==> flow/design.v <==
module	DFF(
	clk,
	rstn,
	D,
	Q
);
parameter	datawidth=14;
input	wire	clk;
input	wire	rstn;
input	wire[datawidth-1:0]	D;
output	reg[datawidth-1:0]	Q;
always@(posedge clk or negedge rstn)
begin
	if(~rstn)	Q<='d0;
	else	Q<=D;
end
endmodule
module posedge_detection (
   input  clk,
   input  rstn,
   input  in,
   output out
);
reg r_data_in0;
reg r_data_in1;
assign out = ~r_data_in0 & r_data_in1;
always@(posedge clk or negedge rstn)
begin
	if (!rstn)
	begin
		r_data_in0 <= 0;
		r_data_in1 <= 0;
	end
	else
	begin
		r_data_in0 <= r_data_in1;
		r_data_in1 <= in;
	end
end
endmodule
module shift_9 #(parameter data_width = 14)(
    input [data_width-1:0] din,
	input rstn,clk,
	output wire [data_width-1:0] dout
	);
	reg [data_width-1:0] t0,t1,t2,t3,t4,t5,t6;
	reg [data_width-1:0] t7,t8;
	always@(posedge clk or negedge rstn)
	begin
	  if(~rstn) begin
	    t0 <= 0; t1 <= 0; t2 <= 0; t3 <= 0; t4 <= 0;
	    t5 <= 0; t6 <= 0; t7 <= 0; t8 <= 0;end
	  else begin
	    t0 <= din;
	    t1 <= t0; t2 <= t1; t3 <= t2; t4 <= t3;
	    t5 <= t4; t6 <= t5; t7 <= t6; t8 <= t7;
	  end
	end
	assign dout = t8;
endmodule
module mod_add(
	in1,
	in2,
	_p,
	out
);
input	wire	[14-1:0]	in1;
input	wire	[14-1:0]	in2;
input	wire	[14-1:0]	_p;
output	wire	[14-1:0]	out;
wire	[14:0]	s1;
assign 	s1={1'b0,in1}+{1'b0,in2};
wire	[14:0]	s2;
assign	s2=s1+{1'b0,_p};
assign	out=s2[14]?s2[0+:14]:s1[0+:14];
endmodule
module mod_sub(
	in1,
	in2,
	p,
	out
);
input	wire	[14-1:0]	in1;
input	wire	[14-1:0]	in2;
input	wire	[14-1:0]	p;
output	wire	[14-1:0]	out;
wire	[14:0]	s1;
assign	s1={1'b0,in1}-{1'b0,in2};
wire	[14:0]	s2;
assign	s2={1'b0,p}+s1;
assign	out=s1[14]?s2[0+:14]:s1[0+:14];
endmodule
module old_km(
	input	clk,
	input	rstn,
	input	[14-1:0]in1,
	input	[14-1:0]in2,
	output	[14-1:0]out_L,
	output	[14-1:0]out_H
);
wire	[14/2-1:0]	in1_H;
wire	[14/2-1:0]	in1_L;
assign	in1_H = in1[14/2+:14/2];
assign	in1_L = in1[0+:14/2];
wire	[14/2-1:0]	in2_H;
wire	[14/2-1:0]	in2_L;
assign	in2_H = in2[14/2+:14/2];
assign	in2_L = in2[0+:14/2];
wire	[14-1:0]	p0_D;	 
wire	[14-1:0]	p1_D;	 
wire	[14-1:0]	p0_Q;	 
wire	[14-1:0]	p1_Q;	 
assign	p0_D=in1_L*in2_L;
assign	p1_D=in1_H*in2_H;
DFF #(.datawidth(14)) dff_p0(.clk(clk), .rstn(rstn), .D(p0_D), .Q(p0_Q));
DFF #(.datawidth(14)) dff_p1(.clk(clk), .rstn(rstn), .D(p1_D), .Q(p1_Q));
wire	[2*14-1:0]	p01_D;	 
wire	[2*14-1:0]	p01_Q;	 
assign	p01_D=(in1_L+in1_H)*(in2_L+in2_H);
DFF #(.datawidth(2*14)) dff_p01(.clk(clk), .rstn(rstn), .D(p01_D), .Q(p01_Q));
wire	[2*14-1:0]	s1_D;	 
wire	[2*14-1:0]	s2_D;	 
wire	[2*14-1:0]	s1_Q;	 
wire	[2*14-1:0]	s2_Q;	 
wire	[2*14-1:0]	out;
assign	s1_D={p1_Q,p0_Q};
assign	s2_D=(p01_Q+(~p1_Q+1'b1)+(~p0_Q+1'b1))<<(14/2);
DFF #(.datawidth(2*14)) dff_s1(.clk(clk), .rstn(rstn), .D(s1_D), .Q(s1_Q));
DFF #(.datawidth(2*14)) dff_s2(.clk(clk), .rstn(rstn), .D(s2_D), .Q(s2_Q));
assign	out=s1_Q+s2_Q;
assign	out_L=out[0+:14];
assign	out_H=out[14+:14];
endmodule
module km_mm(
	input	clk,
	input	rstn,
	input	[14-1:0]in1,
	input	[14-1:0]in2,
	input	[14-1:0]mu,
	input	[14-1:0]p,
	input	[14-1:0]_p,
	output	[14-1:0]out
);
wire	[14-1:0]	mu_Q;
wire	[14-1:0]	mu_QQ;
DFF #(.datawidth(14)) dff_mu1(.clk(clk), .rstn(rstn), .D(mu), .Q(mu_Q));
DFF #(.datawidth(14)) dff_mu2(.clk(clk), .rstn(rstn), .D(mu_Q), .Q(mu_QQ));
wire	[14-1:0]	p_Q;
wire	[14-1:0]	p_QQ;
wire	[14-1:0]	p_QQQ;
wire	[14-1:0]	p_QQQQ;
DFF #(.datawidth(14)) dff_p1(.clk(clk), .rstn(rstn), .D(p), .Q(p_Q));
DFF #(.datawidth(14)) dff_p2(.clk(clk), .rstn(rstn), .D(p_Q), .Q(p_QQ));
DFF #(.datawidth(14)) dff_p3(.clk(clk), .rstn(rstn), .D(p_QQ), .Q(p_QQQ));
DFF #(.datawidth(14)) dff_p4(.clk(clk), .rstn(rstn), .D(p_QQQ), .Q(p_QQQQ));
wire	[14-1:0]	_p_Q;
wire	[14-1:0]	_p_QQ;
wire	[14-1:0]	_p_QQQ;
wire	[14-1:0]	_p_QQQQ;
wire	[14-1:0]	_p_QQQQQ;
wire	[14-1:0]	_p_QQQQQQ;
DFF #(.datawidth(14)) dff__p1(.clk(clk), .rstn(rstn), .D(_p), .Q(_p_Q));
DFF #(.datawidth(14)) dff__p2(.clk(clk), .rstn(rstn), .D(_p_Q), .Q(_p_QQ));
DFF #(.datawidth(14)) dff__p3(.clk(clk), .rstn(rstn), .D(_p_QQ), .Q(_p_QQQ));
DFF #(.datawidth(14)) dff__p4(.clk(clk), .rstn(rstn), .D(_p_QQQ), .Q(_p_QQQQ));
DFF #(.datawidth(14)) dff__p5(.clk(clk), .rstn(rstn), .D(_p_QQQQ), .Q(_p_QQQQQ));
DFF #(.datawidth(14)) dff__p6(.clk(clk), .rstn(rstn), .D(_p_QQQQQ), .Q(_p_QQQQQQ));
wire	[14-1:0]	T_L;
wire	[14-1:0]	T_H_D;
wire	[14-1:0]	T_H_Q;
wire	[14-1:0]	T_H_QQ;
wire	[14-1:0]	T_H_QQQ;
wire	[14-1:0]	T_H_QQQQ;
DFF #(.datawidth(14)) dff_T_H1(.clk(clk), .rstn(rstn), .D(T_H_D), .Q(T_H_Q));
DFF #(.datawidth(14)) dff_T_H2(.clk(clk), .rstn(rstn), .D(T_H_Q), .Q(T_H_QQ));
DFF #(.datawidth(14)) dff_T_H3(.clk(clk), .rstn(rstn), .D(T_H_QQ), .Q(T_H_QQQ));
DFF #(.datawidth(14)) dff_T_H4(.clk(clk), .rstn(rstn), .D(T_H_QQQ), .Q(T_H_QQQQ));
wire	[14-1:0]	c;
wire	[14-1:0]	tmp;
wire	carry_D;
wire	carry_Q;
wire	carry_QQ;
wire	carry_QQQ;
wire	carry_QQQQ;
assign	carry_D=(|T_L);
DFF #(.datawidth(14)) dff_carry1(.clk(clk), .rstn(rstn), .D(carry_D), .Q(carry_Q));
DFF #(.datawidth(14)) dff_carry2(.clk(clk), .rstn(rstn), .D(carry_Q), .Q(carry_QQ));
DFF #(.datawidth(14)) dff_carry3(.clk(clk), .rstn(rstn), .D(carry_QQ), .Q(carry_QQQ));DFF #(.datawidth(14)) dff_carry4(.clk(clk), .rstn(rstn), .D(carry_QQQ), .Q(carry_QQQQ));
old_km old_km1(
	.clk(clk),
	.rstn(rstn),
	.in1(in1),
	.in2(in2),
	.out_L(T_L),
	.out_H(T_H_D)
);
old_km old_km2(
	.clk(clk),
	.rstn(rstn),
	.in1(T_L),
	.in2(mu_QQ),
	.out_L(c),
	.out_H()
);
old_km old_km3(
	.clk(clk),
	.rstn(rstn),
	.in1(c),
	.in2(p_QQQQ),
	.out_L(),
	.out_H(tmp)
);
mod_add ma(
	.in1(T_H_QQQQ+carry_QQQQ),
	.in2(tmp),
	._p(_p_QQQQQQ),
	.out(out)
);
endmodule
module bfu_v1(	
    input	clk,
	input	rstn,
	input	[14-1:0]in1,
	input	[14-1:0]in2,
	input	[14-1:0]gamma,	 
	input	op,
	input	[14-1:0]p,
	input	[14-1:0]_p,
	input	[14-1:0]mu,		 
	output	[14-1:0]out1,
	output	[14-1:0]out2
);
wire    [14-1:0]mux_mm1_in1_D;
wire    [14-1:0]mux_mm1_in1_Q;
wire    [14-1:0]mm1_out_D;
wire    [14-1:0]mm1_out_Q;
wire    [14-1:0]ms1_out;
assign  mux_mm1_in1_D = op?ms1_out:in2;
DFF #(.datawidth(14)) dff_muxmm1in1_1(.clk(clk), .rstn(rstn), .D(mux_mm1_in1_D), .Q(mux_mm1_in1_Q));
wire    [14-1:0]gamma_Q;
DFF #(.datawidth(14)) dff_gamma_1(.clk(clk), .rstn(rstn), .D(gamma), .Q(gamma_Q));
km_mm	mm1(.clk(clk), .rstn(rstn), .in1(mux_mm1_in1_Q), .in2(gamma_Q), .mu(mu), .p(p), ._p(_p), .out(mm1_out_D));
DFF #(.datawidth(14)) dff_mm1out_1(.clk(clk), .rstn(rstn), .D(mm1_out_D), .Q(mm1_out_Q));
wire    [14-1:0]in1_Q;
wire    [14-1:0]in1_QQ;
wire    [14-1:0]in1_QQQ;
wire    [14-1:0]in1_QQQQ;
wire    [14-1:0]in1_QQQQQ;
wire    [14-1:0]in1_QQQQQQ;
wire    [14-1:0]in1_QQQQQQQ;
wire    [14-1:0]in1_QQQQQQQQ;
DFF #(.datawidth(14)) dff_in1_1(.clk(clk), .rstn(rstn), .D(in1),            .Q(in1_Q));
DFF #(.datawidth(14)) dff_in1_2(.clk(clk), .rstn(rstn), .D(in1_Q),          .Q(in1_QQ));
DFF #(.datawidth(14)) dff_in1_3(.clk(clk), .rstn(rstn), .D(in1_QQ),         .Q(in1_QQQ));
DFF #(.datawidth(14)) dff_in1_4(.clk(clk), .rstn(rstn), .D(in1_QQQ),        .Q(in1_QQQQ));
DFF #(.datawidth(14)) dff_in1_5(.clk(clk), .rstn(rstn), .D(in1_QQQQ),       .Q(in1_QQQQQ));
DFF #(.datawidth(14)) dff_in1_6(.clk(clk), .rstn(rstn), .D(in1_QQQQQ),      .Q(in1_QQQQQQ));
DFF #(.datawidth(14)) dff_in1_7(.clk(clk), .rstn(rstn), .D(in1_QQQQQQ),     .Q(in1_QQQQQQQ));
DFF #(.datawidth(14)) dff_in1_8(.clk(clk), .rstn(rstn), .D(in1_QQQQQQQ),    .Q(in1_QQQQQQQQ));
wire    [14-1:0]in2_Q;
wire    [14-1:0]in2_QQ;
wire    [14-1:0]in2_QQQ;
wire    [14-1:0]in2_QQQQ;
wire    [14-1:0]in2_QQQQQ;
wire    [14-1:0]in2_QQQQQQ;
wire    [14-1:0]in2_QQQQQQQ;
wire    [14-1:0]in2_QQQQQQQQ;
DFF #(.datawidth(14)) dff_in2_1(.clk(clk), .rstn(rstn), .D(in2),            .Q(in2_Q));
DFF #(.datawidth(14)) dff_in2_2(.clk(clk), .rstn(rstn), .D(in2_Q),          .Q(in2_QQ));
DFF #(.datawidth(14)) dff_in2_3(.clk(clk), .rstn(rstn), .D(in2_QQ),         .Q(in2_QQQ));
DFF #(.datawidth(14)) dff_in2_4(.clk(clk), .rstn(rstn), .D(in2_QQQ),        .Q(in2_QQQQ));
DFF #(.datawidth(14)) dff_in2_5(.clk(clk), .rstn(rstn), .D(in2_QQQQ),       .Q(in2_QQQQQ));
DFF #(.datawidth(14)) dff_in2_6(.clk(clk), .rstn(rstn), .D(in2_QQQQQ),      .Q(in2_QQQQQQ));
DFF #(.datawidth(14)) dff_in2_7(.clk(clk), .rstn(rstn), .D(in2_QQQQQQ),     .Q(in2_QQQQQQQ));
DFF #(.datawidth(14)) dff_in2_8(.clk(clk), .rstn(rstn), .D(in2_QQQQQQQ),    .Q(in2_QQQQQQQQ));
wire    [14-1:0]mux_ma1_in2;
wire    [14-1:0]ma1_out;
assign  mux_ma1_in2 = op?in2_QQQQQQQQ:mm1_out_Q;
mod_add ma1(.in1(in1_QQQQQQQQ), .in2(mux_ma1_in2), ._p(_p), .out(ma1_out));
wire    [14-1:0]mux_ms1_in1;
wire    [14-1:0]mux_ms1_in2;
assign  mux_ms1_in1 = op?in2:in1_QQQQQQQQ;
assign  mux_ms1_in2 = op?in1:mm1_out_Q;
mod_sub ms1(.in1(mux_ms1_in1), .in2(mux_ms1_in2), .p(p), .out(ms1_out));
assign  out1 = ma1_out;
assign  out2 = op?mm1_out_Q:ms1_out;
endmodule
module ntt_bfu
(
    input                   clk,
    input                   rstn,
    input  [14-1:0] in1,
    input  [14-1:0] in2,
    input  [14-1:0] gamma,
    input                   op,
    output [14-1:0] out1,
    output [14-1:0] out2
);
bfu_v1 bfu1(.clk(clk), .rstn(rstn), .in1(in1), .in2(in2),
            .gamma(gamma), .op(op), .p('d12289), ._p('d1073729535), .mu('d922759167),
            .out1(out1), .out2(out2));
endmodule
# [Reports on ntt_bfu]
# Each step is given for the RTL above and for the edited RTL.
# "orig" refers to lines of the RTL above, "edited" to lines of the edited file.
# "delta": "edited" minus "orig" as printed here. "change_rel_pct": 100 x difference / "orig".
# Operators carry their Yosys type and port widths (W data, S select, Z words).
# Not given: n/a
[design] top="ntt_bfu" clock="clk" library="sky130hd" lib_corner="tt_025C_1v80"

# [Diff]
# Unified diff, file above to edited file.
# This change comes from a script, not from a designer. The edited design behaves differently; no optimisation was intended.
# begin of diff
@@ -267,5 +267,5 @@
 wire    [14-1:0]in2_QQQQQQQQ;
 DFF #(.datawidth(14)) dff_in2_1(.clk(clk), .rstn(rstn), .D(in2),            .Q(in2_Q));
-DFF #(.datawidth(14)) dff_in2_2(.clk(clk), .rstn(rstn), .D(in2_Q),          .Q(in2_QQ));
+DFF #(.datawidth(7)) dff_in2_2(.clk(clk), .rstn(rstn), .D(in2_Q),          .Q(in2_QQ));
 DFF #(.datawidth(14)) dff_in2_3(.clk(clk), .rstn(rstn), .D(in2_QQ),         .Q(in2_QQQ));
 DFF #(.datawidth(14)) dff_in2_4(.clk(clk), .rstn(rstn), .D(in2_QQQ),        .Q(in2_QQQQ));
# end of diff

# [Word-level counts]
# Yosys after proc, flatten, opt, wreduce and memory -nomap, before mapping. Enables and synchronous resets that opt folds into registers are not counted as muxes. Memory bits, and registers merged into a memory's read port (data or address), are not among the register bits. Print and check cells are not counted.
[bits] item="inputBits" orig=45 edited=45 delta=0 change_rel_pct=0.00
[bits] item="ff_bits" orig=567 edited=511 delta=-56 change_rel_pct=-9.88
[bits] item="out_inout_bits" orig=28 edited=28 delta=0 change_rel_pct=0.00
[op_classes] item="reduce_logical" orig=1 edited=1 delta=0 change_rel_pct=0.00
[op_classes] item="n_mul" orig=9 edited=9 delta=0 change_rel_pct=0.00
[op_classes] item="n_mux" orig=8 edited=8 delta=0 change_rel_pct=0.00
[op_classes] item="add_sub_neg" orig=28 edited=28 delta=0 change_rel_pct=0.00
[op_classes] item="bitwise" orig=6 edited=6 delta=0 change_rel_pct=0.00
# Unchanged operator kinds not shown: 25.

# [Depth]
# Depth = most cells in a row (Yosys ltp): at word level without a register or memory, in the mapped netlist without a sequential cell, where the memories' decode and read muxes count.
[logic_depth] item="word_depth" orig=5 edited=5 delta=0 change_rel_pct=0.00
[logic_depth] item="abc_area" orig="0" edited="0"
[logic_depth] item="ltp_mapped" orig=27 edited=27 delta=0 change_rel_pct=0.00

# [Mapped cells and area]
# Source: synth_stat.txt of the flow (Yosys; design flattened, memories mapped). It holds for the ABC_AREA given above (unset counts as 0); a run with the other value may have another netlist.
[by_type] type="sky130_fd_sc_hd__dfrtp_1" orig=528 edited=472 delta=-56 change_rel_pct=-10.61
[by_type] type="sky130_fd_sc_hd__nand3_1" orig=25 edited=37 delta=12 change_rel_pct=48.00
[by_type] type="sky130_fd_sc_hd__o21ai_0" orig=58 edited=47 delta=-11 change_rel_pct=-18.97
[by_type] type="sky130_fd_sc_hd__nand2_1" orig=141 edited=131 delta=-10 change_rel_pct=-7.09
[by_type] type="sky130_fd_sc_hd__nor2_1" orig=172 edited=180 delta=8 change_rel_pct=4.65
[by_type] type="sky130_fd_sc_hd__inv_1" orig=349 edited=342 delta=-7 change_rel_pct=-2.01
[by_type] type="sky130_fd_sc_hd__mux2i_1" orig=24 edited=17 delta=-7 change_rel_pct=-29.17
[by_type] type="sky130_fd_sc_hd__nor2b_1" orig=21 edited=28 delta=7 change_rel_pct=33.33
[by_type] type="sky130_fd_sc_hd__xnor2_1" orig=163 edited=169 delta=6 change_rel_pct=3.68
[by_type] type="sky130_fd_sc_hd__nor4_1" orig=9 edited=4 delta=-5 change_rel_pct=-55.56
[by_type] type="sky130_fd_sc_hd__xor2_1" orig=65 edited=61 delta=-4 change_rel_pct=-6.15
[by_type] type="sky130_fd_sc_hd__clkbuf_1" orig=19 edited=15 delta=-4 change_rel_pct=-21.05
[by_type] type="sky130_fd_sc_hd__mux2_1" orig=8 edited=4 delta=-4 change_rel_pct=-50.00
[by_type] type="sky130_fd_sc_hd__o22ai_1" orig=0 edited=4 delta=4
[by_type] type="sky130_fd_sc_hd__a21oi_1" orig=133 edited=136 delta=3 change_rel_pct=2.26
[by_type] type="sky130_fd_sc_hd__a21o_1" orig=48 edited=45 delta=-3 change_rel_pct=-6.25
[by_type] type="sky130_fd_sc_hd__or2_2" orig=12 edited=15 delta=3 change_rel_pct=25.00
[by_type] type="sky130_fd_sc_hd__o21ai_1" orig=6 edited=3 delta=-3 change_rel_pct=-50.00
# Unchanged cell types not shown: 19.
# The list need not be complete.
[mapped] item="flip_flops" orig=528 edited=472 delta=-56 change_rel_pct=-10.61
[mapped] item="seq_area_um2" orig=13212.7 edited=11811.3 delta=-1401.4 change_rel_pct=-10.61
[mapped] item="buffers" orig=25 edited=24 delta=-1 change_rel_pct=-4.00
[mapped] item="mapped_area_um2" orig=30344.1 edited=28873.9 delta=-1470.2 change_rel_pct=-4.85
[mapped] item="cell_count" orig=2681 edited=2608 delta=-73 change_rel_pct=-2.72
# The figures by module come from a second, unflattened synthesis with its own total; it is not the netlist above.
[unflattened] item="hier_cells" orig=4624 edited=4618 delta=-6 change_rel_pct=-0.13
[unflattened] item="area_unflattened_um2" orig=52386.5 edited=52215.1 delta=-171.4 change_rel_pct=-0.33
# Each row is one instance without its submodules.
[modules_orig] mod="old_km" seq_area_um2=0.0 area_um2=8119.0 n_inst=3 n_cells=1017
[modules_orig] mod="DFF (datawidth=14)" seq_area_um2=350.3 area_um2=350.3 n_inst=45 n_cells=14
[modules_orig] mod="DFF (datawidth=28)" seq_area_um2=700.7 area_um2=700.7 n_inst=9 n_cells=28
[modules_orig] mod="mod_add" seq_area_um2=0.0 area_um2=1506.4 n_inst=2 n_cells=186
[modules_orig] mod="mod_sub" seq_area_um2=0.0 area_um2=1443.9 n_inst=1 n_cells=195
[modules_orig] mod="bfu_v1" seq_area_um2=0.0 area_um2=1202.4 n_inst=1 n_cells=78
[modules_orig] mod="km_mm" seq_area_um2=0.0 area_um2=291.5 n_inst=1 n_cells=44
[modules_orig] mod="ntt_bfu" seq_area_um2=0.0 area_um2=7.5 n_inst=1 n_cells=2
[modules_edited] mod="old_km" seq_area_um2=0.0 area_um2=8119.0 n_inst=3 n_cells=1017
[modules_edited] mod="DFF (datawidth=14)" seq_area_um2=350.3 area_um2=350.3 n_inst=44 n_cells=14
[modules_edited] mod="DFF (datawidth=28)" seq_area_um2=700.7 area_um2=700.7 n_inst=9 n_cells=28
[modules_edited] mod="mod_add" seq_area_um2=0.0 area_um2=1506.4 n_inst=2 n_cells=186
[modules_edited] mod="mod_sub" seq_area_um2=0.0 area_um2=1443.9 n_inst=1 n_cells=195
[modules_edited] mod="bfu_v1" seq_area_um2=0.0 area_um2=1206.2 n_inst=1 n_cells=79
[modules_edited] mod="km_mm" seq_area_um2=0.0 area_um2=291.5 n_inst=1 n_cells=44
[modules_edited] mod="DFF (datawidth=7)" seq_area_um2=175.2 area_um2=175.2 n_inst=1 n_cells=7
[modules_edited] mod="ntt_bfu" seq_area_um2=0.0 area_um2=7.5 n_inst=1 n_cells=2

# [Timing after synthesis]
# OpenSTA on the mapped netlist: ideal clock, no wires. The path of least setup slack (recovery checks aside). Input and output delay are each 20% of the period. Register names are those of the netlist, which keeps one name where synthesis merged equal registers.
[synth_timing] item="path_type" orig="input-to-output" edited="input-to-output"
[synth_timing] item="startpoint" orig="in op" edited="in op"
[synth_timing] item="endpoint" orig="out out1[10]" edited="out out2[13]"
[synth_timing] item="t_arrival_ps" orig=4969 edited=5103 delta=134 change_rel_pct=2.70
[synth_timing] item="path_slack_ps" orig=231 edited=96 delta=-135
[synth_timing] item="stages" orig=15 edited=17 delta=2 change_rel_pct=13.33
[synth_timing] item="tclk_ps" orig=6500 edited=6500 delta=0 change_rel_pct=0.00
[synth_timing] item="path_delay_ps" orig=3669 edited=3803 delta=134 change_rel_pct=3.65
[synth_timing] item="n_path_buf" orig=2 edited=4 delta=2 change_rel_pct=100.00
[synth_timing] item="period_less_setup_slack_ps" orig=6269 edited=6404 delta=135 change_rel_pct=2.15
# "path_delay_ps" = arrival - input delay + setup time.
# At an output port there is no setup time.
# "stages" counts driving pins, that of a launching flip-flop among them; a cell with two outputs on the path counts twice.
# "period_less_setup_slack_ps" is the clock period less the worst setup slack; recovery checks do not enter. This is arithmetic on one report: input and output delays are still those of the set period (20% each).
# Between the ends stands the longest chain of elaborated cells between them, by number of cells; it is not shown to be the way that was timed. Of several equally long chains one is given.
# Each line given opens the expression or statement behind the cell; cells for indexed reads and writes are added by Yosys, which also makes memories of some case tables.
[synth_via_orig] path_cell_list="sky130_fd_sc_hd__clkbuf_1 sky130_fd_sc_hd__clkbuf_1 sky130_fd_sc_hd__nand2b_1 sky130_fd_sc_hd__nand2_1 sky130_fd_sc_hd__ha_1 sky130_fd_sc_hd__fa_1 sky130_fd_sc_hd__a211oi_1 sky130_fd_sc_hd__o21ai_1 sky130_fd_sc_hd__a221o_1 sky130_fd_sc_hd__a21o_1 sky130_fd_sc_hd__xor2_1 sky130_fd_sc_hd__o311ai_2 sky130_fd_sc_hd__xor2_2 sky130_fd_sc_hd__or4_1 sky130_fd_sc_hd__xor2_1" elab_chain_cells=4 cone_cells=4 cone_classes="add/sub: 2; mux: 2"
[synth_lines_orig] item="start, declared" line_no=295 text="input                   op,"
[synth_lines_orig] item="$mux W14" line_no=278 text="assign  mux_ma1_in2 = op?in2_QQQQQQQQ:mm1_out_Q;"
[synth_lines_orig] item="$add A14 B14 Y15" line_no=72 text="assign s1={1'b0,in1}+{1'b0,in2};"
[synth_lines_orig] item="$add A15 B12 Y15" line_no=74 text="assign s2=s1+{1'b0,_p};"
[synth_lines_orig] item="$mux W14" line_no=75 text="assign out=s2[14]?s2[0+:14]:s1[0+:14];"
[synth_lines_orig] item="end, declared" line_no=296 text="output [14-1:0] out1,"
[synth_via_edited] path_cell_list="sky130_fd_sc_hd__clkbuf_1 sky130_fd_sc_hd__clkbuf_1 sky130_fd_sc_hd__clkbuf_1 sky130_fd_sc_hd__mux2i_1 sky130_fd_sc_hd__ha_1 sky130_fd_sc_hd__inv_1 sky130_fd_sc_hd__fa_1 sky130_fd_sc_hd__a21o_1 sky130_fd_sc_hd__nand4_1 sky130_fd_sc_hd__and3b_1 sky130_fd_sc_hd__clkbuf_1 sky130_fd_sc_hd__nand3_1 sky130_fd_sc_hd__a221oi_1 sky130_fd_sc_hd__nand3_1 sky130_fd_sc_hd__o311ai_1 sky130_fd_sc_hd__xnor2_1 sky130_fd_sc_hd__mux2_2" elab_chain_cells=5 cone_cells=6 cone_classes="add/sub: 2; mux: 4"
[synth_lines_edited] item="start, declared" line_no=295 text="input                   op,"
[synth_lines_edited] item="$mux W14" line_no=282 text="assign  mux_ms1_in1 = op?in2:in1_QQQQQQQQ;"
[synth_lines_edited] item="$sub A14 B14 Y15" line_no=88 text="assign s1={1'b0,in1}-{1'b0,in2};"
[synth_lines_edited] item="$add A14 B14 Y14" line_no=90 text="assign s2={1'b0,p}+s1;"
[synth_lines_edited] item="$mux W14" line_no=91 text="assign out=s1[14]?s2[0+:14]:s1[0+:14];"
[synth_lines_edited] item="$mux W14" line_no=286 text="assign  out2 = op?mm1_out_Q:ms1_out;"
[synth_lines_edited] item="end, declared" line_no=297 text="output [14-1:0] out2"

# [Worst path after layout]
# Path of least setup slack in the final report of each run of pair A (OpenROAD, finished layout, wires in). Where an end is a register, its clock arrival counts in the times.
# The path's times are printed in steps of 10 ps; the period is the one set.
[layout_timing] item="path_type" orig="input-to-output" edited="input-to-output"
[layout_timing] item="startpoint" orig="in op" edited="in op"
[layout_timing] item="endpoint" orig="out out1[12]" edited="out out1[12]"
[layout_timing] item="t_arrival_ps" orig=5020 edited=5000 delta=-20 change_rel_pct=-0.40
[layout_timing] item="tclk_ps" orig=6400 edited=6400 delta=0 change_rel_pct=0.00
[layout_timing] item="path_slack_ps" orig=100 edited=120 delta=20
[layout_timing] item="stages" orig=14 edited=16 delta=2 change_rel_pct=14.29
[layout_timing] item="n_path_buf" orig=4 edited=4 delta=0 change_rel_pct=0.00
# Between the ends stands the longest chain of elaborated cells between them, by number of cells; it is not shown to be the way that was timed. Of several equally long chains one is given.
[layout_via_orig] path_cell_list="sky130_fd_sc_hd__buf_4 sky130_fd_sc_hd__mux2_2 sky130_fd_sc_hd__ha_1 sky130_fd_sc_hd__and3_4 sky130_fd_sc_hd__a2111oi_4 sky130_fd_sc_hd__xnor2_2 sky130_fd_sc_hd__nor4_4 sky130_fd_sc_hd__o2111ai_2 sky130_fd_sc_hd__buf_4 sky130_fd_sc_hd__buf_4 sky130_fd_sc_hd__or3_1 sky130_fd_sc_hd__mux2_2 sky130_fd_sc_hd__a22o_1 sky130_fd_sc_hd__clkdlybuf4s50_1" elab_chain_cells=4 cone_cells=4 cone_classes="add/sub: 2; mux: 2"
[layout_lines_orig] item="start, declared" line_no=295 text="input                   op,"
[layout_lines_orig] item="$mux W14" line_no=278 text="assign  mux_ma1_in2 = op?in2_QQQQQQQQ:mm1_out_Q;"
[layout_lines_orig] item="$add A14 B14 Y15" line_no=72 text="assign s1={1'b0,in1}+{1'b0,in2};"
[layout_lines_orig] item="$add A15 B12 Y15" line_no=74 text="assign s2=s1+{1'b0,_p};"
[layout_lines_orig] item="$mux W14" line_no=75 text="assign out=s2[14]?s2[0+:14]:s1[0+:14];"
[layout_lines_orig] item="end, declared" line_no=296 text="output [14-1:0] out1,"
[layout_via_edited] path_cell_list="sky130_fd_sc_hd__buf_2 sky130_fd_sc_hd__buf_12 sky130_fd_sc_hd__nand2_1 sky130_fd_sc_hd__nand2_1 sky130_fd_sc_hd__ha_1 sky130_fd_sc_hd__fa_1 sky130_fd_sc_hd__a211oi_2 sky130_fd_sc_hd__o21ai_1 sky130_fd_sc_hd__a211o_1 sky130_fd_sc_hd__xor2_1 sky130_fd_sc_hd__or3_4 sky130_fd_sc_hd__buf_4 sky130_fd_sc_hd__or3_1 sky130_fd_sc_hd__o21ai_0 sky130_fd_sc_hd__a32o_2 sky130_fd_sc_hd__clkdlybuf4s50_1" elab_chain_cells=4 cone_cells=4 cone_classes="add/sub: 2; mux: 2"
[layout_lines_edited] item="start, declared" line_no=295 text="input                   op,"
[layout_lines_edited] item="$mux W14" line_no=278 text="assign  mux_ma1_in2 = op?in2_QQQQQQQQ:mm1_out_Q;"
[layout_lines_edited] item="$add A14 B14 Y15" line_no=72 text="assign s1={1'b0,in1}+{1'b0,in2};"
[layout_lines_edited] item="$add A15 B12 Y15" line_no=74 text="assign s2=s1+{1'b0,_p};"
[layout_lines_edited] item="$mux W14" line_no=75 text="assign out=s2[14]?s2[0+:14]:s1[0+:14];"
[layout_lines_edited] item="end, declared" line_no=296 text="output [14-1:0] out1,"

# [Flow runs]
# Runs of the flow (Yosys, OpenROAD) on both versions; the two runs of a pair have the same settings. The constraints put input and output delay at 20% of the set period each and load the outputs with 0.01 pF.
[flow_settings_pair_A] CORE_UTILIZATION=40 PLACE_DENSITY=0.6 period_ns=6.4 CAP_MARGIN=20 CORE_MARGIN=2 SLEW_MARGIN=20
[results_pair_A] item="timing.setup.ws_ps" orig=97 edited=121 delta=24
[results_pair_A] item="util_pct" orig=47.2 edited=47.0 delta=-0.2
[results_pair_A] item="hold_worst_slack_ps" orig=306 edited=329 delta=23
[results_pair_A] item="timing.setup.tns_ps" orig=0 edited=0 delta=0
[results_pair_A] item="design_die_area_um2" orig=78078.3 edited=74348.9 delta=-3729.4 change_rel_pct=-4.78
[results_pair_A] item="yosys_chip_area_um2" orig=30344.1 edited=28873.9 delta=-1470.2 change_rel_pct=-4.85
[results_pair_A] item="achieved_period_ps" orig=6303 edited=6279 delta=-24 change_rel_pct=-0.38
[results_pair_A] item="cell_area_final_um2" orig=35307.6 edited=33565.9 delta=-1741.7 change_rel_pct=-4.93
[flow_settings_pair_B] CORE_UTILIZATION=60 CTS_CLUSTER_DIAMETER=159 PLACE_DENSITY_LB_ADDON=0.24 SETUP_SLACK_MARGIN=0.35 SLEW_MARGIN=10 period_ns=3.55 CAP_MARGIN=20 CORE_MARGIN=2
[results_pair_B] item="timing.setup.ws_ps" orig=-1997 edited=-2014 delta=-17
[results_pair_B] item="util_pct" orig=85.1 edited=85.1 delta=0.0
[results_pair_B] item="timing.setup.tns_ps" orig=-97784 edited=-89088 delta=8696
[results_pair_B] item="design_die_area_um2" orig=52388.3 edited=49894.2 delta=-2494.1 change_rel_pct=-4.76
[results_pair_B] item="yosys_chip_area_um2" orig=30344.1 edited=28873.9 delta=-1470.2 change_rel_pct=-4.85
[results_pair_B] item="achieved_period_ps" orig=5547 edited=5564 delta=17 change_rel_pct=0.31
[results_pair_B] item="cell_area_final_um2" orig=42624.6 edited=40537.6 delta=-2087.0 change_rel_pct=-4.90
# "achieved_period_ps" = clock period - worst setup slack. The figure is calculated, with input and output delays left at 20% of the set period.
